==> flow/design.v <==
`timescale 1ns / 1ps
module spi_controller(
    input clk,
    input reset,
    output reg sensor_select,
    output reg write_start,
    output reg [7:0] write_data,
    output reg [2:0] write_count_bytes,
    input write_ready
    );
    parameter GYRO = 0;
    parameter ACCL = 1;
    parameter state_init = 0;
    parameter state_idle = 1;
    parameter state_gyro_x = 2;
    parameter state_idle_1 = 3;
    parameter state_gyro_y = 4;
    parameter state_idle_2 = 5;
    parameter state_accl_x = 6;
    parameter state_idle_3 = 7;
    parameter state_accl_y = 8;
    parameter state_idle_4 = 9;
    parameter state_accl_z = 10;
    parameter state_idle_5 = 11;
    reg [3:0] current_state;
    reg [3:0] next_state;
    always @ (posedge clk) begin
        if (reset)
            current_state <= state_init;
        else
            current_state <= next_state;
        end
    always @ (*) begin
        next_state = current_state;
        case (current_state)
            state_init: begin
                next_state = state_idle;
                end
            state_idle: begin
                if (write_ready)
                    next_state = state_gyro_x;
                end
            state_gyro_x: begin
                next_state = state_idle_1;
                end
            state_idle_1: begin
                if (write_ready)
                    next_state = state_gyro_y;
                end
            state_gyro_y: begin
                next_state = state_idle_2;
                end
            state_idle_2: begin
                if (write_ready)
                    next_state = state_accl_x;
                end
            state_accl_x: begin
                next_state = state_idle_3;
                end
            state_idle_3: begin
                if (write_ready)
                    next_state = state_accl_y;
                end
            state_accl_y: begin
                next_state = state_idle_4;
                end
            state_idle_4: begin
                if (write_ready)
                    next_state = state_accl_z;
                end
            state_accl_z: begin
                next_state = state_idle_5;
                end
            state_idle_5: begin
                if (write_ready)
                    next_state = state_gyro_x;
                end
            endcase
        end
    always @ (*) begin
        case (current_state)
            state_init: begin
                sensor_select = 1'b0;
                write_start = 1'b0;
                write_data = 8'd0;
                write_count_bytes = 3'b0;
                end
            state_idle: begin
                sensor_select = 1'b0;
                write_start = 1'b0;
                write_data = 8'd0;
                write_count_bytes = 3'b0;
                end
            state_gyro_x: begin
                sensor_select = GYRO;
                write_start = 1'b1;
                write_data = 8'h02;
                write_count_bytes = 3'd3;
                end
            state_idle_1: begin
                sensor_select = GYRO;
                write_start = 1'b0;
                write_data = 8'h02;
                write_count_bytes = 3'd3;
                end
            state_gyro_y: begin
                sensor_select = GYRO;
                write_start = 1'b1;
                write_data = 8'h04;
                write_count_bytes = 3'd3;
                end
            state_idle_2: begin
                sensor_select = GYRO;
                write_start = 1'b0;
                write_data = 8'h04;
                write_count_bytes = 3'd3;
                end
            state_accl_x: begin
                sensor_select = ACCL;
                write_start = 1'b1;
                write_data = 8'h12;
                write_count_bytes = 3'd4;
                end
            state_idle_3: begin
                sensor_select = ACCL;
                write_start = 1'b0;
                write_data = 8'h12;
                write_count_bytes = 3'd4;
                end
            state_accl_y: begin
                sensor_select = ACCL;
                write_start = 1'b1;
                write_data = 8'h14;
                write_count_bytes = 3'd4;
                end
            state_idle_4: begin
                sensor_select = ACCL;
                write_start = 1'b0;
                write_data = 8'h14;
                write_count_bytes = 3'd4;
                end
            state_accl_z: begin
                sensor_select = ACCL;
                write_start = 1'b1;
                write_data = 8'h16;
                write_count_bytes = 3'd4;
                end
            state_idle_5: begin
                sensor_select = ACCL;
                write_start = 1'b0;
                write_data = 8'h16;
                write_count_bytes = 3'd4;
                end
            default: begin
                sensor_select = 1'b0;
                write_start = 1'b0;
                write_data = 8'd0;
                write_count_bytes = 3'b0;
                end
            endcase
        end
endmodule
`timescale 1ns / 1ps
module spi_interface(
    input div_clk,
    input reset,
    input sensor_select,
    input write_start,
    input [7:0] write_data,
    input [2:0] write_count_bytes,
    output reg write_ready,
    output wire read_ready,
    output wire [7:0] read_data,
    output wire SCLK,
    output wire MOSI,
    input  wire MISO_G,
    output wire SS_G,
    input  wire MISO_A,
    output wire SS_A
    );
    parameter GYRO = 0;
    parameter ACCL = 1;
    parameter state_init = 0;
    parameter state_idle = 1;
    parameter state_write_init = 2;
    parameter state_write_set_ss = 3;
    parameter state_write_hi = 4;
    parameter state_write_lo = 5;
    parameter state_write_done = 6;
    reg [3:0] current_state;
    reg [3:0] next_state;
    reg [7:0] shift_reg_tx;
    reg tx_reset;
    reg tx_parallel_load_enable;
    reg tx_shift_right_enable;
    reg [7:0] shift_reg_rx;
    reg rx_reset;
    reg rx_shift_left_enable;
    reg slave_select_gyro;
    reg slave_select_accl;
    reg shared_clk;
    reg [3:0] count;
    reg [2:0] count_bytes;
    reg count_reset;
    reg count_load;
    reg count_enable;
    reg count_done;
    reg count_bytes_done;
    always @ (posedge div_clk) begin
        if (reset)
            current_state <= state_init;
        else
            current_state <= next_state;
        end
    always @ (*) begin
        next_state = current_state;
        case (current_state)
            state_init: begin
                next_state = state_idle;
                end
            state_idle: begin
                if (write_start)
                    next_state = state_write_init;
                end
            state_write_init: begin
                next_state = state_write_set_ss;
                end
            state_write_set_ss: begin
                next_state = state_write_hi;
                end
            state_write_hi: begin
                if (count_bytes_done)
                    next_state = state_write_done;
                else
                    next_state = state_write_lo;
                end
            state_write_lo: begin
                next_state = state_write_hi;
                end
            state_write_done: begin
                next_state = state_idle;
                end
            default: begin
                next_state = state_init;
                end
            endcase
        end
    always @ (posedge div_clk) begin
        if (tx_reset)
            shift_reg_tx <= 8'd0;
        else if (tx_parallel_load_enable)
            shift_reg_tx <= write_data;
        else if (tx_shift_right_enable)
            shift_reg_tx <= {shift_reg_tx[6:0], 1'b0};
        if (rx_reset)
            shift_reg_rx <= 8'd0;
        else if (rx_shift_left_enable && (sensor_select == GYRO))
            shift_reg_rx <= {shift_reg_rx[6:0], MISO_G};
        else if (rx_shift_left_enable && (sensor_select == ACCL))
            shift_reg_rx <= {shift_reg_rx[6:0], MISO_A};
        if (count_reset) begin
            count <= 4'd0;
            count_bytes <= 3'd0;
            count_done <= 1'b0;
            count_bytes_done <= 1'b0;
            end
        else if (count_load) begin
            count <= 4'd15;
            count_bytes <= write_count_bytes;
            end
        else if (count_enable) begin
            count <= count - 1;
            count_done <= 1'b0;
            if (count == 4'd1 && (write_count_bytes != count_bytes))
                count_done <= 1'b1;
            if (count == 4'd0) begin
                count_bytes <= count_bytes - 1;
                end
            if (count_bytes == 3'd1 && count == 4'd2)
                count_bytes_done <= 1'b1;
            end
        end
    always @ (*) begin
            write_ready = 1'b0;
            tx_reset = 1'b0;
            tx_parallel_load_enable = 1'b0;
            tx_shift_right_enable = 1'b0;
            rx_reset = 1'b0;
            rx_shift_left_enable = 1'b0;
            slave_select_gyro = 1'b1;
            slave_select_accl = 1'b1;
            shared_clk = 1'b0;
            count_reset = 1'b0;
            count_load = 1'b0;
            count_enable = 1'b0;
            case (current_state)
                state_init: begin
                    tx_reset = 1'b1;
                    rx_reset = 1'b1;
                    count_reset = 1'b1;
                    end
                state_idle: begin
                    write_ready = 1'b1;
                    count_reset = 1'b1;
                    end
                state_write_init: begin
                    count_load = 1'b1;
                    tx_parallel_load_enable = 1'b1;
                    end
                state_write_set_ss: begin
                    rx_shift_left_enable = 1'b1;
                    if (sensor_select == GYRO)
                        slave_select_gyro = 1'b0;
                    else
                        slave_select_accl = 1'b0;
                    end
                state_write_hi: begin
                    shared_clk = 1'b1;
                    tx_shift_right_enable = 1'b1;
                    count_enable = 1'b1;
                    if (sensor_select == GYRO)
                        slave_select_gyro = 1'b0;
                    else
                        slave_select_accl = 1'b0;
                    end
                state_write_lo: begin
                    shared_clk = 1'b0;
                    rx_shift_left_enable = 1'b1;
                    count_enable = 1'b1;
                    if (sensor_select == GYRO)
                        slave_select_gyro = 1'b0;
                    else
                        slave_select_accl = 1'b0;
                    end
                state_write_done: begin
                    shared_clk = 1'b0;
                    count_enable = 1'b1;
                    if (sensor_select == GYRO)
                        slave_select_gyro = 1'b0;
                    else
                        slave_select_accl = 1'b0;
                    end
                endcase
            end
        assign MOSI = shift_reg_tx[7];
        assign SS_G = slave_select_gyro;
        assign SS_A = slave_select_accl;
        assign SCLK = shared_clk;
        assign read_ready = count_done;
        assign read_data = shift_reg_rx;
endmodule
`timescale 1ns / 1ps
module spi_master(
    input clk,
    input reset,
    output wire read_ready,
    output wire [7:0] read_data,
    output wire SCLK,
    output wire MOSI,
    input  wire MISO_G,
    output wire SS_G,
    input  wire MISO_A,
    output wire SS_A
    );
    wire sensor_select;
    wire write_start;
    wire [7:0] write_data;
    wire [2:0] write_count_bytes;
    wire write_ready;
    spi_controller controller(.clk(clk),
                              .reset(reset),
                              .sensor_select(sensor_select),
                              .write_start(write_start),
                              .write_data(write_data),
                              .write_count_bytes(write_count_bytes),
                              .write_ready(write_ready));
    spi_interface spi_if(.div_clk(clk),
                            .reset(reset),
                            .sensor_select(sensor_select),
                            .write_start(write_start),
                            .write_data(write_data),
                            .write_count_bytes(write_count_bytes),
                            .write_ready(write_ready),
                            .read_ready(read_ready),
                            .read_data(read_data),
                            .SCLK(SCLK),
                            .MOSI(MOSI),
                            .MISO_G(MISO_G),
                            .SS_G(SS_G),
                            .MISO_A(MISO_A),
                            .SS_A(SS_A));
endmodule
`timescale 1ns / 1ps
module spi_axis_bridge(
    input clk,
    input reset,
    input read_ready,
    input [7:0] read_data,
    input TREADY,
    output reg TVALID,
    output [103:0] TDATA
    );
    reg [103:0] register_buffer;
    reg [3:0] internal_counter;
    always @ (posedge clk) begin
        if (reset)
            register_buffer <= 104'd0;
        else if (read_ready)
            register_buffer <= {register_buffer[95:0], read_data};
        end
    always @ (posedge clk) begin
        if (reset)
            internal_counter <= 4'd0;
        else if (internal_counter == 4'd13)
            internal_counter <= 4'd0;
        else if (read_ready)
            internal_counter <= internal_counter + 1'b1;
        end
    always @ (posedge clk) begin
        if (reset)
            TVALID <= 1'b0;
        else if (internal_counter == 4'd13)
            TVALID <= 1'b1;
        else if (TVALID && TREADY)
            TVALID <= 1'b0;
        end
    assign TDATA = register_buffer;
endmodule
`timescale 1 ns / 1 ns
module preprocessor
          (clk,
           reset,
           RAW_GYRO_X,
           RAW_GYRO_Y,
           RAW_ACCL_X,
           RAW_ACCL_Y,
           RAW_ACCL_Z,
           GYRO_X,
           GYRO_Y,
           ACCL_X,
           ACCL_Y,
           ACCL_Z,
           TVALID,
           TREADY);
  input   clk;
  input   reset;
  input   signed [15:0] RAW_GYRO_X;   
  input   signed [15:0] RAW_GYRO_Y;   
  input   signed [15:0] RAW_ACCL_X;   
  input   signed [15:0] RAW_ACCL_Y;   
  input   signed [15:0] RAW_ACCL_Z;   
  output  signed [15:0] GYRO_X;   
  output  signed [15:0] GYRO_Y;   
  output  signed [15:0] ACCL_X;   
  output  signed [15:0] ACCL_Y;   
  output  signed [15:0] ACCL_Z;   
  input TVALID;
  output TREADY;
  assign TREADY = 1'b1;
  wire signed [30:0] Data_Type_Conversion6_out1;   
  wire signed [61:0] Gain8_mul_temp;   
  wire signed [16:0] Gain8_out1;   
  wire signed [33:0] Gain12_mul_temp;   
  wire signed [15:0] Gain12_out1;   
  reg signed [15:0] Unit_Delay_out1;   
  wire signed [30:0] Data_Type_Conversion1_out1;   
  wire signed [61:0] Gain2_mul_temp;   
  wire signed [16:0] Gain2_out1;   
  wire signed [33:0] Gain1_mul_temp;   
  wire signed [15:0] Gain1_out1;   
  reg signed [15:0] Unit_Delay1_out1;   
  wire signed [30:0] Data_Type_Conversion_out1;   
  wire signed [61:0] Gain3_mul_temp;   
  wire signed [16:0] Gain3_out1;   
  wire signed [33:0] Gain4_mul_temp;   
  wire signed [15:0] Gain4_out1;   
  reg signed [15:0] Unit_Delay2_out1;   
  wire signed [30:0] Data_Type_Conversion2_out1;   
  wire signed [61:0] Gain5_mul_temp;   
  wire signed [16:0] Gain5_out1;   
  wire signed [33:0] Gain6_mul_temp;   
  wire signed [15:0] Gain6_out1;   
  reg signed [15:0] Unit_Delay3_out1;   
  wire signed [30:0] Data_Type_Conversion3_out1;   
  wire signed [61:0] Gain7_mul_temp;   
  wire signed [16:0] Gain7_out1;   
  wire signed [33:0] Gain9_mul_temp;   
  wire signed [15:0] Gain9_out1;   
  reg signed [15:0] Unit_Delay4_out1;   
  assign Data_Type_Conversion6_out1 = {RAW_GYRO_X, 15'b000000000000000};
  assign Gain8_mul_temp = 31'sb0100000000000000100000000000001 * Data_Type_Conversion6_out1;
  assign Gain8_out1 = Gain8_mul_temp[60:44] + $signed({1'b0, Gain8_mul_temp[43] & (( ~ Gain8_mul_temp[61]) | (|Gain8_mul_temp[42:0]))});
  assign Gain12_mul_temp = 17'sb01111101000000000 * Gain8_out1;
  assign Gain12_out1 = Gain12_mul_temp[31:16] + $signed({1'b0, Gain12_mul_temp[15] & (( ~ Gain12_mul_temp[33]) | (|Gain12_mul_temp[14:0]))});
  always @(posedge clk)
    begin : Unit_Delay_process
      if (reset == 1'b1) begin
        Unit_Delay_out1 <= 16'sb0000000000000000;
      end
      else if (TREADY && TVALID) begin
        Unit_Delay_out1 <= Gain12_out1;
      end
    end
  assign GYRO_X = Unit_Delay_out1;
  assign Data_Type_Conversion1_out1 = {RAW_GYRO_Y, 15'b000000000000000};
  assign Gain2_mul_temp = 31'sb0100000000000000100000000000001 * Data_Type_Conversion1_out1;
  assign Gain2_out1 = Gain2_mul_temp[60:44] + $signed({1'b0, Gain2_mul_temp[43] & (( ~ Gain2_mul_temp[61]) | (|Gain2_mul_temp[42:0]))});
  assign Gain1_mul_temp = 17'sb01111101000000000 * Gain2_out1;
  assign Gain1_out1 = Gain1_mul_temp[31:16] + $signed({1'b0, Gain1_mul_temp[15] & (( ~ Gain1_mul_temp[33]) | (|Gain1_mul_temp[14:0]))});
  always @(posedge clk)
    begin : Unit_Delay1_process
      if (reset == 1'b1) begin
        Unit_Delay1_out1 <= 16'sb0000000000000000;
      end
      else if (TREADY && TVALID) begin
        Unit_Delay1_out1 <= Gain1_out1;
      end
    end
  assign GYRO_Y = Unit_Delay1_out1;
  assign Data_Type_Conversion_out1 = {RAW_ACCL_X, 15'b000000000000000};
  assign Gain3_mul_temp = 31'sb0100000000000000100000000000001 * Data_Type_Conversion_out1;
  assign Gain3_out1 = Gain3_mul_temp[60:44] + $signed({1'b0, Gain3_mul_temp[43] & (( ~ Gain3_mul_temp[61]) | (|Gain3_mul_temp[42:0]))});
  assign Gain4_mul_temp = 17'sb01011101110000000 * Gain3_out1;
  assign Gain4_out1 = Gain4_mul_temp[31:16] + $signed({1'b0, Gain4_mul_temp[15] & (( ~ Gain4_mul_temp[33]) | (|Gain4_mul_temp[14:0]))});
  always @(posedge clk)
    begin : Unit_Delay2_process
      if (reset == 1'b1) begin
        Unit_Delay2_out1 <= 16'sb0000000000000000;
      end
      else if (TREADY && TVALID) begin
        Unit_Delay2_out1 <= Gain4_out1;
      end
    end
  assign ACCL_X = Unit_Delay2_out1;
  assign Data_Type_Conversion2_out1 = {RAW_ACCL_Y, 15'b000000000000000};
  assign Gain5_mul_temp = 31'sb0100000000000000100000000000001 * Data_Type_Conversion2_out1;
  assign Gain5_out1 = Gain5_mul_temp[60:44] + $signed({1'b0, Gain5_mul_temp[43] & (( ~ Gain5_mul_temp[61]) | (|Gain5_mul_temp[42:0]))});
  assign Gain6_mul_temp = 17'sb01011101110000000 * Gain5_out1;
  assign Gain6_out1 = Gain6_mul_temp[31:16] + $signed({1'b0, Gain6_mul_temp[15] & (( ~ Gain6_mul_temp[33]) | (|Gain6_mul_temp[14:0]))});
  always @(posedge clk)
    begin : Unit_Delay3_process
      if (reset == 1'b1) begin
        Unit_Delay3_out1 <= 16'sb0000000000000000;
      end
      else if (TREADY && TVALID) begin
        Unit_Delay3_out1 <= Gain6_out1;
      end
    end
  assign ACCL_Y = Unit_Delay3_out1;
  assign Data_Type_Conversion3_out1 = {RAW_ACCL_Z, 15'b000000000000000};
  assign Gain7_mul_temp = 31'sb0100000000000000100000000000001 * Data_Type_Conversion3_out1;
  assign Gain7_out1 = Gain7_mul_temp[60:44] + $signed({1'b0, Gain7_mul_temp[43] & (( ~ Gain7_mul_temp[61]) | (|Gain7_mul_temp[42:0]))});
  assign Gain9_mul_temp = 17'sb01011101110000000 * Gain7_out1;
  assign Gain9_out1 = Gain9_mul_temp[31:16] + $signed({1'b0, Gain9_mul_temp[15] & (( ~ Gain9_mul_temp[33]) | (|Gain9_mul_temp[14:0]))});
  always @(posedge clk)
    begin : Unit_Delay4_process
      if (reset == 1'b1) begin
        Unit_Delay4_out1 <= 16'sb0000000000000000;
      end
      else if (TREADY && TVALID) begin
        Unit_Delay4_out1 <= Gain9_out1;
      end
    end
  assign ACCL_Z = Unit_Delay4_out1;
endmodule
`timescale 1ns / 1ps
module attitude_estimation(
    input clk,
    input reset,
    output SCLK,
    output MOSI,
    input  MISO_G,
    output SS_G,
    input  MISO_A,
    output SS_A,
    output [15:0] gyro_x,
    output [15:0] gyro_y,
    output [15:0] accl_x,
    output [15:0] accl_y,
    output [15:0] accl_z
    );
    wire read_ready;
    wire [7:0] read_data;
    wire TREADY;
    wire TVALID;
    wire [103:0] TDATA;
    spi_master master (.clk(clk),
                       .reset(reset),
                       .read_ready(read_ready),
                       .read_data(read_data),
                       .SCLK(SCLK),
                       .MOSI(MOSI),
                       .MISO_G(MISO_G),
                       .SS_G(SS_G),
                       .MISO_A(MISO_A),
                       .SS_A(SS_A));
    spi_axis_bridge bridge (.clk(clk),
                            .reset(reset),
                            .read_ready(read_ready),
                            .read_data(read_data),
                            .TREADY(TREADY),
                            .TVALID(TVALID),
                            .TDATA(TDATA));
    preprocessor preprocessor (.clk(clk),
                               .reset(reset),
                               .RAW_GYRO_X({TDATA[95:88], TDATA[103:96]}),
                               .RAW_GYRO_Y({TDATA[79:72], TDATA[87:80]}),
                               .RAW_ACCL_X({TDATA[55:48], TDATA[63:56]}),
                               .RAW_ACCL_Y({TDATA[31:24], TDATA[39:32]}),
                               .RAW_ACCL_Z({TDATA[7:0], TDATA[15:8]}),
                               .GYRO_X(gyro_x),
                               .GYRO_Y(gyro_y),
                               .ACCL_X(accl_x),
                               .ACCL_Y(accl_y),
                               .ACCL_Z(accl_z),
                               .TREADY(TREADY),
                               .TVALID(TVALID));
endmodule
* From RTL to reports: attitude_estimation
What the tools print for attitude_estimation, step after step.
Line numbers count from 1 in the design file above.
Not given: -
- Design top :: attitude_estimation
- Clock input :: clk
- Standard-cell library :: sky130hd
- Library corner :: tt_025C_1v80

* After elaboration
Counts by Yosys on the flattened word-level netlist (proc, flatten, opt, wreduce; memories kept). Print and check cells are left out. Cells with the same type and inputs are merged into one.
Yosys's memory passes give these memory sizes; they may raise the number of words (mostly to a power of two), join words into wider ones and drop unused or constant bits.
- Bits in registers :: 222
- Bits in read-only memories :: 128
- Clocked read ports x word width :: 8
- Memories :: 1
- Output and inout bits :: 84
** Memories
- (no name shown) :: words 16, bits a word 8, rd ports 1, write ports 0, RTL line 81 : case (current_state)
- Add/subtract/negate cells :: 13
- Multiply operators :: 10
- Equality and inequality tests :: 28
- Mux-type cells :: 33
- Bitwise operators :: 32
- Reduce/logical cells :: 33
** Operator list (count)
- 31-bit by 16-bit multiplier with 47-bit output (first input constant) :: 5
- 10-bit by 17-bit multiplier with 27-bit output (first input constant) :: 3
- 8-bit by 17-bit multiplier with 25-bit output (first input constant) :: 2
- 28-bit OR reduction :: 5
- 17-bit by 1-bit adder with 17-bit output :: 5
- 16-bit by 1-bit adder with 16-bit output :: 5
- 4-bit parallel mux with 11-bit select :: 1
- 4-bit 2-to-1 mux :: 10
- 8-bit 2-to-1 mux :: 4
- 4-bit by 3-bit == test with 1-bit output (second input constant) :: 7
- 8-bit OR reduction :: 3
- 4-bit by 2-bit == test with 1-bit output (second input constant) :: 5
- 4-bit == test (second input constant) :: 5
- 4-bit parallel mux with 5-bit select :: 1
- 1-bit 2-to-1 mux :: 13
- 1-bit NOT :: 12
- 4-bit by 1-bit == test with 1-bit output (second input constant) :: 3
- 4-bit zero test :: 3
- 6-bit OR reduction :: 2
- 11-bit nonzero test :: 1
- 1-bit AND :: 10
- 1-bit bitwise OR :: 10
- 2-bit OR reduction :: 5
- 3-bit 2-to-1 mux :: 3
- 2-bit != test (second input constant) :: 4
- 2-bit nonzero test :: 4
- 6-bit AND reduction :: 1
- 1-bit logical AND :: 4
Not listed: further kinds 11, cells in them 13.

* Depth
Yosys ltp: most cells in a row. Word level: on the elaborated netlist, between registers, memories and ports. Mapped: between sequential cells and ports; inverters and the memories' decode and read muxes count.
- Depth in word-level cells :: 10
- ABC_AREA :: 0
- Gate-level depth with buffers :: 62
- Mapped depth without buffers :: 60

* After synthesis
The flow's flattened synthesis, as Yosys stat reports it; memories are mapped. The netlist is that of the ABC_AREA named above (0 if unset); the other value can give another one.
- Standard cells after synthesis :: 4628
- Synthesis area :: 40239.8 um^2
- Sequential part of the area :: 4584.4 um^2
- Flip-flop cells :: 229
- Buffers :: 134
** Cell types (count)
- sky130_fd_sc_hd__ha_1 :: 740
- sky130_fd_sc_hd__fa_1 :: 380
- sky130_fd_sc_hd__dfxtp_1 :: 229
- sky130_fd_sc_hd__inv_1 :: 744
- sky130_fd_sc_hd__xnor2_1 :: 238
- sky130_fd_sc_hd__xor2_1 :: 162
- sky130_fd_sc_hd__nor2_1 :: 363
- sky130_fd_sc_hd__mux2i_1 :: 135
- sky130_fd_sc_hd__a21oi_1 :: 203
- sky130_fd_sc_hd__nand2_1 :: 210
- sky130_fd_sc_hd__a211oi_1 :: 87
- sky130_fd_sc_hd__a21o_1 :: 87
- sky130_fd_sc_hd__o21ai_0 :: 107
- sky130_fd_sc_hd__nand3_1 :: 93
- sky130_fd_sc_hd__nor3_1 :: 87
- sky130_fd_sc_hd__clkbuf_1 :: 106
- sky130_fd_sc_hd__a31oi_1 :: 48
- sky130_fd_sc_hd__nand4_1 :: 48
Not listed: further types 72, cells in them 561.
By module: a second synthesis without flattening, with its own total; a netlist apart from the flattened one above.
- Cells (unflattened synthesis) :: 4824
- Area (unflattened synthesis) :: 41941.5 um^2
Each row is one instance without its submodules.
** By module
- preprocessor :: times used 1, cells 4246, area 36117.1 um^2
- spi_axis_bridge :: times used 1, cells 358, area 3881.2 um^2
- spi_interface :: times used 1, cells 161, area 1408.9 um^2
- spi_controller :: times used 1, cells 59, area 534.3 um^2
- (no name shown) :: times used 1, cells 0, area 0.0 um^2
- spi_master :: times used 1, cells 0, area 0.0 um^2

* Worst setup path after synthesis
Source: OpenSTA report_checks on the synthesized netlist (no wires, ideal clock, input and output delay 20% of the period each), path of least setup slack; recovery checks are left aside. Register names are those of the netlist, which keeps one name where synthesis merged equal registers.
- Path kind :: reg-to-reg
- Start :: register bridge.register_buffer[31]
- End :: register preprocessor.Unit_Delay3_out1[10]
- Period :: 16000 ps
- Launch time at the first pin :: 0 ps
- Arrival :: 12411 ps
- Path slack :: 3498 ps
- Delay of the path :: 12502 ps
- Stages :: 55
- Buffers on the path :: 2
- Synthesis period reached :: 12502 ps
"delay of the path" is the arrival time less input delay plus setup time.
"stages" counts driving pins, that of a launching flip-flop among them; a cell with two outputs on the path counts twice.
"synthesis period reached" is the clock period less the worst setup slack; recovery checks do not enter. This is arithmetic on one report: input and output delays are still those of the set period (20% each).
Between the ends stands the longest chain of elaborated cells between them, by number of cells; it is not shown to be the way that was timed. Of several equally long chains one is given.
Each line given opens the expression or statement behind the cell; cells for indexed reads and writes are added by Yosys, which also makes memories of some case tables.
- Cells stage by stage :: sky130_fd_sc_hd__dfxtp_1 > sky130_fd_sc_hd__ha_1 > sky130_fd_sc_hd__fa_1 > sky130_fd_sc_hd__ha_1 > sky130_fd_sc_hd__fa_1 > sky130_fd_sc_hd__ha_1 > sky130_fd_sc_hd__ha_1 > sky130_fd_sc_hd__clkbuf_1 > sky130_fd_sc_hd__nand3_1 > sky130_fd_sc_hd__a311oi_1 > sky130_fd_sc_hd__o21ai_0 > sky130_fd_sc_hd__a21oi_1 > sky130_fd_sc_hd__nor2_1 > sky130_fd_sc_hd__o21ai_0 > sky130_fd_sc_hd__nand2_1 > sky130_fd_sc_hd__a21oi_1 > sky130_fd_sc_hd__xnor2_1 > sky130_fd_sc_hd__a211oi_1 > [19 not listed] > sky130_fd_sc_hd__ha_1 > sky130_fd_sc_hd__clkbuf_1 > sky130_fd_sc_hd__a41oi_1 > sky130_fd_sc_hd__o21ai_0 > sky130_fd_sc_hd__a21oi_1 > sky130_fd_sc_hd__o31ai_1 > sky130_fd_sc_hd__a31oi_1 > sky130_fd_sc_hd__o21ai_0 > sky130_fd_sc_hd__a21o_1 > sky130_fd_sc_hd__a21oi_1 > sky130_fd_sc_hd__o21ai_0 > sky130_fd_sc_hd__xor2_1 > sky130_fd_sc_hd__a21oi_1 > sky130_fd_sc_hd__ha_1 > sky130_fd_sc_hd__ha_1 > sky130_fd_sc_hd__nand4_1 > sky130_fd_sc_hd__or3_1 > sky130_fd_sc_hd__a311oi_1
- Cells in the longest elaborated chain :: 10
- Elaborated cells on any way between the ends :: 12
- RTL lines with such cells :: 4
** Ends and longest elaborated chain, post-synthesis
- from (decl) :: RTL line 403 : reg [103:0] register_buffer;
- from (assign) :: RTL line 407 : register_buffer <= 104'd0;
- from (assign) :: RTL line 409 : register_buffer <= {register_buffer[95:0], read_data};
- 31-bit by 16-bit multiplier with 47-bit output :: RTL line 536 : assign Gain5_mul_temp = 31'sb0100000000000000100000000000001 * Data_Type_Conversion2_out1;
- 1-bit NOT :: RTL line 537 : assign Gain5_out1 = Gain5_mul_temp[60:44] + $signed({1'b0, Gain5_mul_temp[43] & (( ~ Gain5_mul_temp[61]) | (|G ...
- 1-bit bitwise OR :: RTL line 537
- 1-bit AND :: RTL line 537
- 17-bit by 1-bit adder with 17-bit output :: RTL line 537
- 10-bit by 17-bit multiplier with 27-bit output :: RTL line 538 : assign Gain6_mul_temp = 17'sb01011101110000000 * Gain5_out1;
- 1-bit NOT :: RTL line 539 : assign Gain6_out1 = Gain6_mul_temp[31:16] + $signed({1'b0, Gain6_mul_temp[15] & (( ~ Gain6_mul_temp[33]) | (|G ...
- 1-bit bitwise OR :: RTL line 539
- 1-bit AND :: RTL line 539
- 16-bit by 1-bit adder with 16-bit output :: RTL line 539
- to (assign) :: RTL line 543 : Unit_Delay3_out1 <= 16'sb0000000000000000;
- to (assign) :: RTL line 546 : Unit_Delay3_out1 <= Gain6_out1;
- to (decl) :: RTL line 483 : reg signed [15:0] Unit_Delay3_out1;

* Path in the finished layout
Path of least setup slack in the final report of run B (OpenROAD, finished layout, wires in). Where an end is a register, its clock arrival counts in the times.
The report prints the path's times to 10 ps; the period is as set.
- Path kind :: reg-to-reg
- Start :: register bridge.register_buffer[31]
- End :: register preprocessor.Unit_Delay3_out1[3]
- Period :: 16000 ps
- Launch time at the first pin :: 600 ps
- Arrival :: 14790 ps
- Path slack :: 1660 ps
- Stages :: 57
- Buffers on the path :: 0
Between the ends stands the longest chain of elaborated cells between them, by number of cells; it is not shown to be the way that was timed. Of several equally long chains one is given.
- Cells stage by stage :: sky130_fd_sc_hd__dfxtp_1 > sky130_fd_sc_hd__ha_1 > sky130_fd_sc_hd__ha_1 > sky130_fd_sc_hd__ha_1 > sky130_fd_sc_hd__ha_1 > sky130_fd_sc_hd__ha_1 > sky130_fd_sc_hd__and4_1 > sky130_fd_sc_hd__nand4_1 > sky130_fd_sc_hd__a311oi_1 > sky130_fd_sc_hd__o21ai_0 > sky130_fd_sc_hd__a21oi_1 > sky130_fd_sc_hd__nor2_1 > sky130_fd_sc_hd__o21ai_0 > sky130_fd_sc_hd__nand2_1 > sky130_fd_sc_hd__a21oi_1 > sky130_fd_sc_hd__xnor2_1 > sky130_fd_sc_hd__a211oi_1 > sky130_fd_sc_hd__ha_1 > [21 not listed] > sky130_fd_sc_hd__a21oi_1 > sky130_fd_sc_hd__o31ai_1 > sky130_fd_sc_hd__a31oi_1 > sky130_fd_sc_hd__o21ai_0 > sky130_fd_sc_hd__a21o_1 > sky130_fd_sc_hd__a21oi_1 > sky130_fd_sc_hd__o21ai_0 > sky130_fd_sc_hd__xor2_1 > sky130_fd_sc_hd__a21oi_1 > sky130_fd_sc_hd__ha_1 > sky130_fd_sc_hd__and3_1 > sky130_fd_sc_hd__nor3b_1 > sky130_fd_sc_hd__a21oi_1 > sky130_fd_sc_hd__nor2_1 > sky130_fd_sc_hd__a221oi_1 > sky130_fd_sc_hd__xnor2_1 > sky130_fd_sc_hd__mux2i_1 > sky130_fd_sc_hd__nor2_1
- Cells in the longest elaborated chain :: 10
- Elaborated cells on any way between the ends :: 12
- RTL lines with such cells :: 4
** Ends and longest elaborated chain, post-layout
- from (decl) :: RTL line 403 : reg [103:0] register_buffer;
- from (assign) :: RTL line 407 : register_buffer <= 104'd0;
- from (assign) :: RTL line 409 : register_buffer <= {register_buffer[95:0], read_data};
- 31-bit by 16-bit multiplier with 47-bit output :: RTL line 536 : assign Gain5_mul_temp = 31'sb0100000000000000100000000000001 * Data_Type_Conversion2_out1;
- 1-bit NOT :: RTL line 537 : assign Gain5_out1 = Gain5_mul_temp[60:44] + $signed({1'b0, Gain5_mul_temp[43] & (( ~ Gain5_mul_temp[61]) | (|G ...
- 1-bit bitwise OR :: RTL line 537
- 1-bit AND :: RTL line 537
- 17-bit by 1-bit adder with 17-bit output :: RTL line 537
- 10-bit by 17-bit multiplier with 27-bit output :: RTL line 538 : assign Gain6_mul_temp = 17'sb01011101110000000 * Gain5_out1;
- 1-bit NOT :: RTL line 539 : assign Gain6_out1 = Gain6_mul_temp[31:16] + $signed({1'b0, Gain6_mul_temp[15] & (( ~ Gain6_mul_temp[33]) | (|G ...
- 1-bit bitwise OR :: RTL line 539
- 1-bit AND :: RTL line 539
- 16-bit by 1-bit adder with 16-bit output :: RTL line 539
- to (assign) :: RTL line 543 : Unit_Delay3_out1 <= 16'sb0000000000000000;
- to (assign) :: RTL line 546 : Unit_Delay3_out1 <= Gain6_out1;
- to (decl) :: RTL line 483 : reg signed [15:0] Unit_Delay3_out1;

# Flow runs of attitude_estimation

attitude_estimation through Yosys and OpenROAD on sky130hd: 5 stored runs, unordered, with their settings and measured results. The constraints put input and output delay at 20% of the set period each and load the outputs with 0.01 pF.
"reached clock period" = clock period - worst setup slack. The figure is calculated, with input and output delays left at 20% of the set period.
"power" is the tool's figure for a default switching activity; nothing was simulated.

** Run A
- Settings :: ABC_AREA=0; CELL_PAD_IN_SITES_DETAIL_PLACEMENT=2; CORE_ASPECT_RATIO=1.18; CORE_UTILIZATION=41; CTS_CLUSTER_SIZE=82; GPL_ROUTABILITY_DRIVEN=1; GPL_TIMING_DRIVEN=1; HOLD_SLACK_MARGIN=0.22; MAX_ROUTING_LAYER=met4; TNS_END_PERCENT=40; period_ns=10.2; CAP_MARGIN=20; CORE_MARGIN=2; SLEW_MARGIN=20
- Outcome :: not finished: placement ended with error DPL-0033

** Run B
- Settings :: CORE_ASPECT_RATIO=1.21; CORE_UTILIZATION=65; CTS_CLUSTER_SIZE=12; GPL_ROUTABILITY_DRIVEN=0; GPL_TIMING_DRIVEN=1; HOLD_SLACK_MARGIN=0.1; PLACE_DENSITY_LB_ADDON=0.0; period_ns=16.0; CAP_MARGIN=20; CORE_MARGIN=2; SLEW_MARGIN=20
- Chip area in the Yosys report :: 40239.8 um^2
- Die outline area :: 63921.5 um^2
- Standard-cell area after routing :: 42530.8 um^2
- Final utilization :: 0.692
- Setup slack of the critical path :: 1659 ps
- Power :: 1.198 mW
- Reached clock period :: 14341 ps

** Run C
- Settings :: CAP_MARGIN=15; CELL_PAD_IN_SITES_DETAIL_PLACEMENT=2; CELL_PAD_IN_SITES_GLOBAL_PLACEMENT=2; CORE_ASPECT_RATIO=0.84; CORE_UTILIZATION=64; GPL_TIMING_DRIVEN=1; MIN_ROUTING_LAYER=met1; PLACE_DENSITY=0.42; SETUP_SLACK_MARGIN=0.78; TNS_END_PERCENT=75; period_ns=20.9; CORE_MARGIN=2; SLEW_MARGIN=20
- Outcome :: not finished: placement ended with error GPL-0301

** Run D
- Settings :: ABC_AREA=1; CAP_MARGIN=10; CELL_PAD_IN_SITES_DETAIL_PLACEMENT=2; CORE_ASPECT_RATIO=1.18; CORE_MARGIN=6; CORE_UTILIZATION=37; CTS_CLUSTER_SIZE=23; GPL_ROUTABILITY_DRIVEN=1; GPL_TIMING_DRIVEN=1; HOLD_SLACK_MARGIN=0.22; MAX_ROUTING_LAYER=met4; TNS_END_PERCENT=40; period_ns=10.2; SLEW_MARGIN=20
- Outcome :: not finished: clock tree synthesis ended with error DPL-0033

** Run E
- Settings :: CORE_MARGIN=6; CORE_UTILIZATION=70; GPL_TIMING_DRIVEN=1; PLACE_DENSITY=0.67; period_ns=19.0; CAP_MARGIN=20; SLEW_MARGIN=20
- Chip area in the Yosys report :: 40239.8 um^2
- Die outline area :: 63383.1 um^2
- Standard-cell area after routing :: 42411.9 um^2
- Final utilization :: 0.749
- Setup slack of the critical path :: 5083 ps
- Power :: 0.9770 mW
- Reached clock period :: 13917 ps
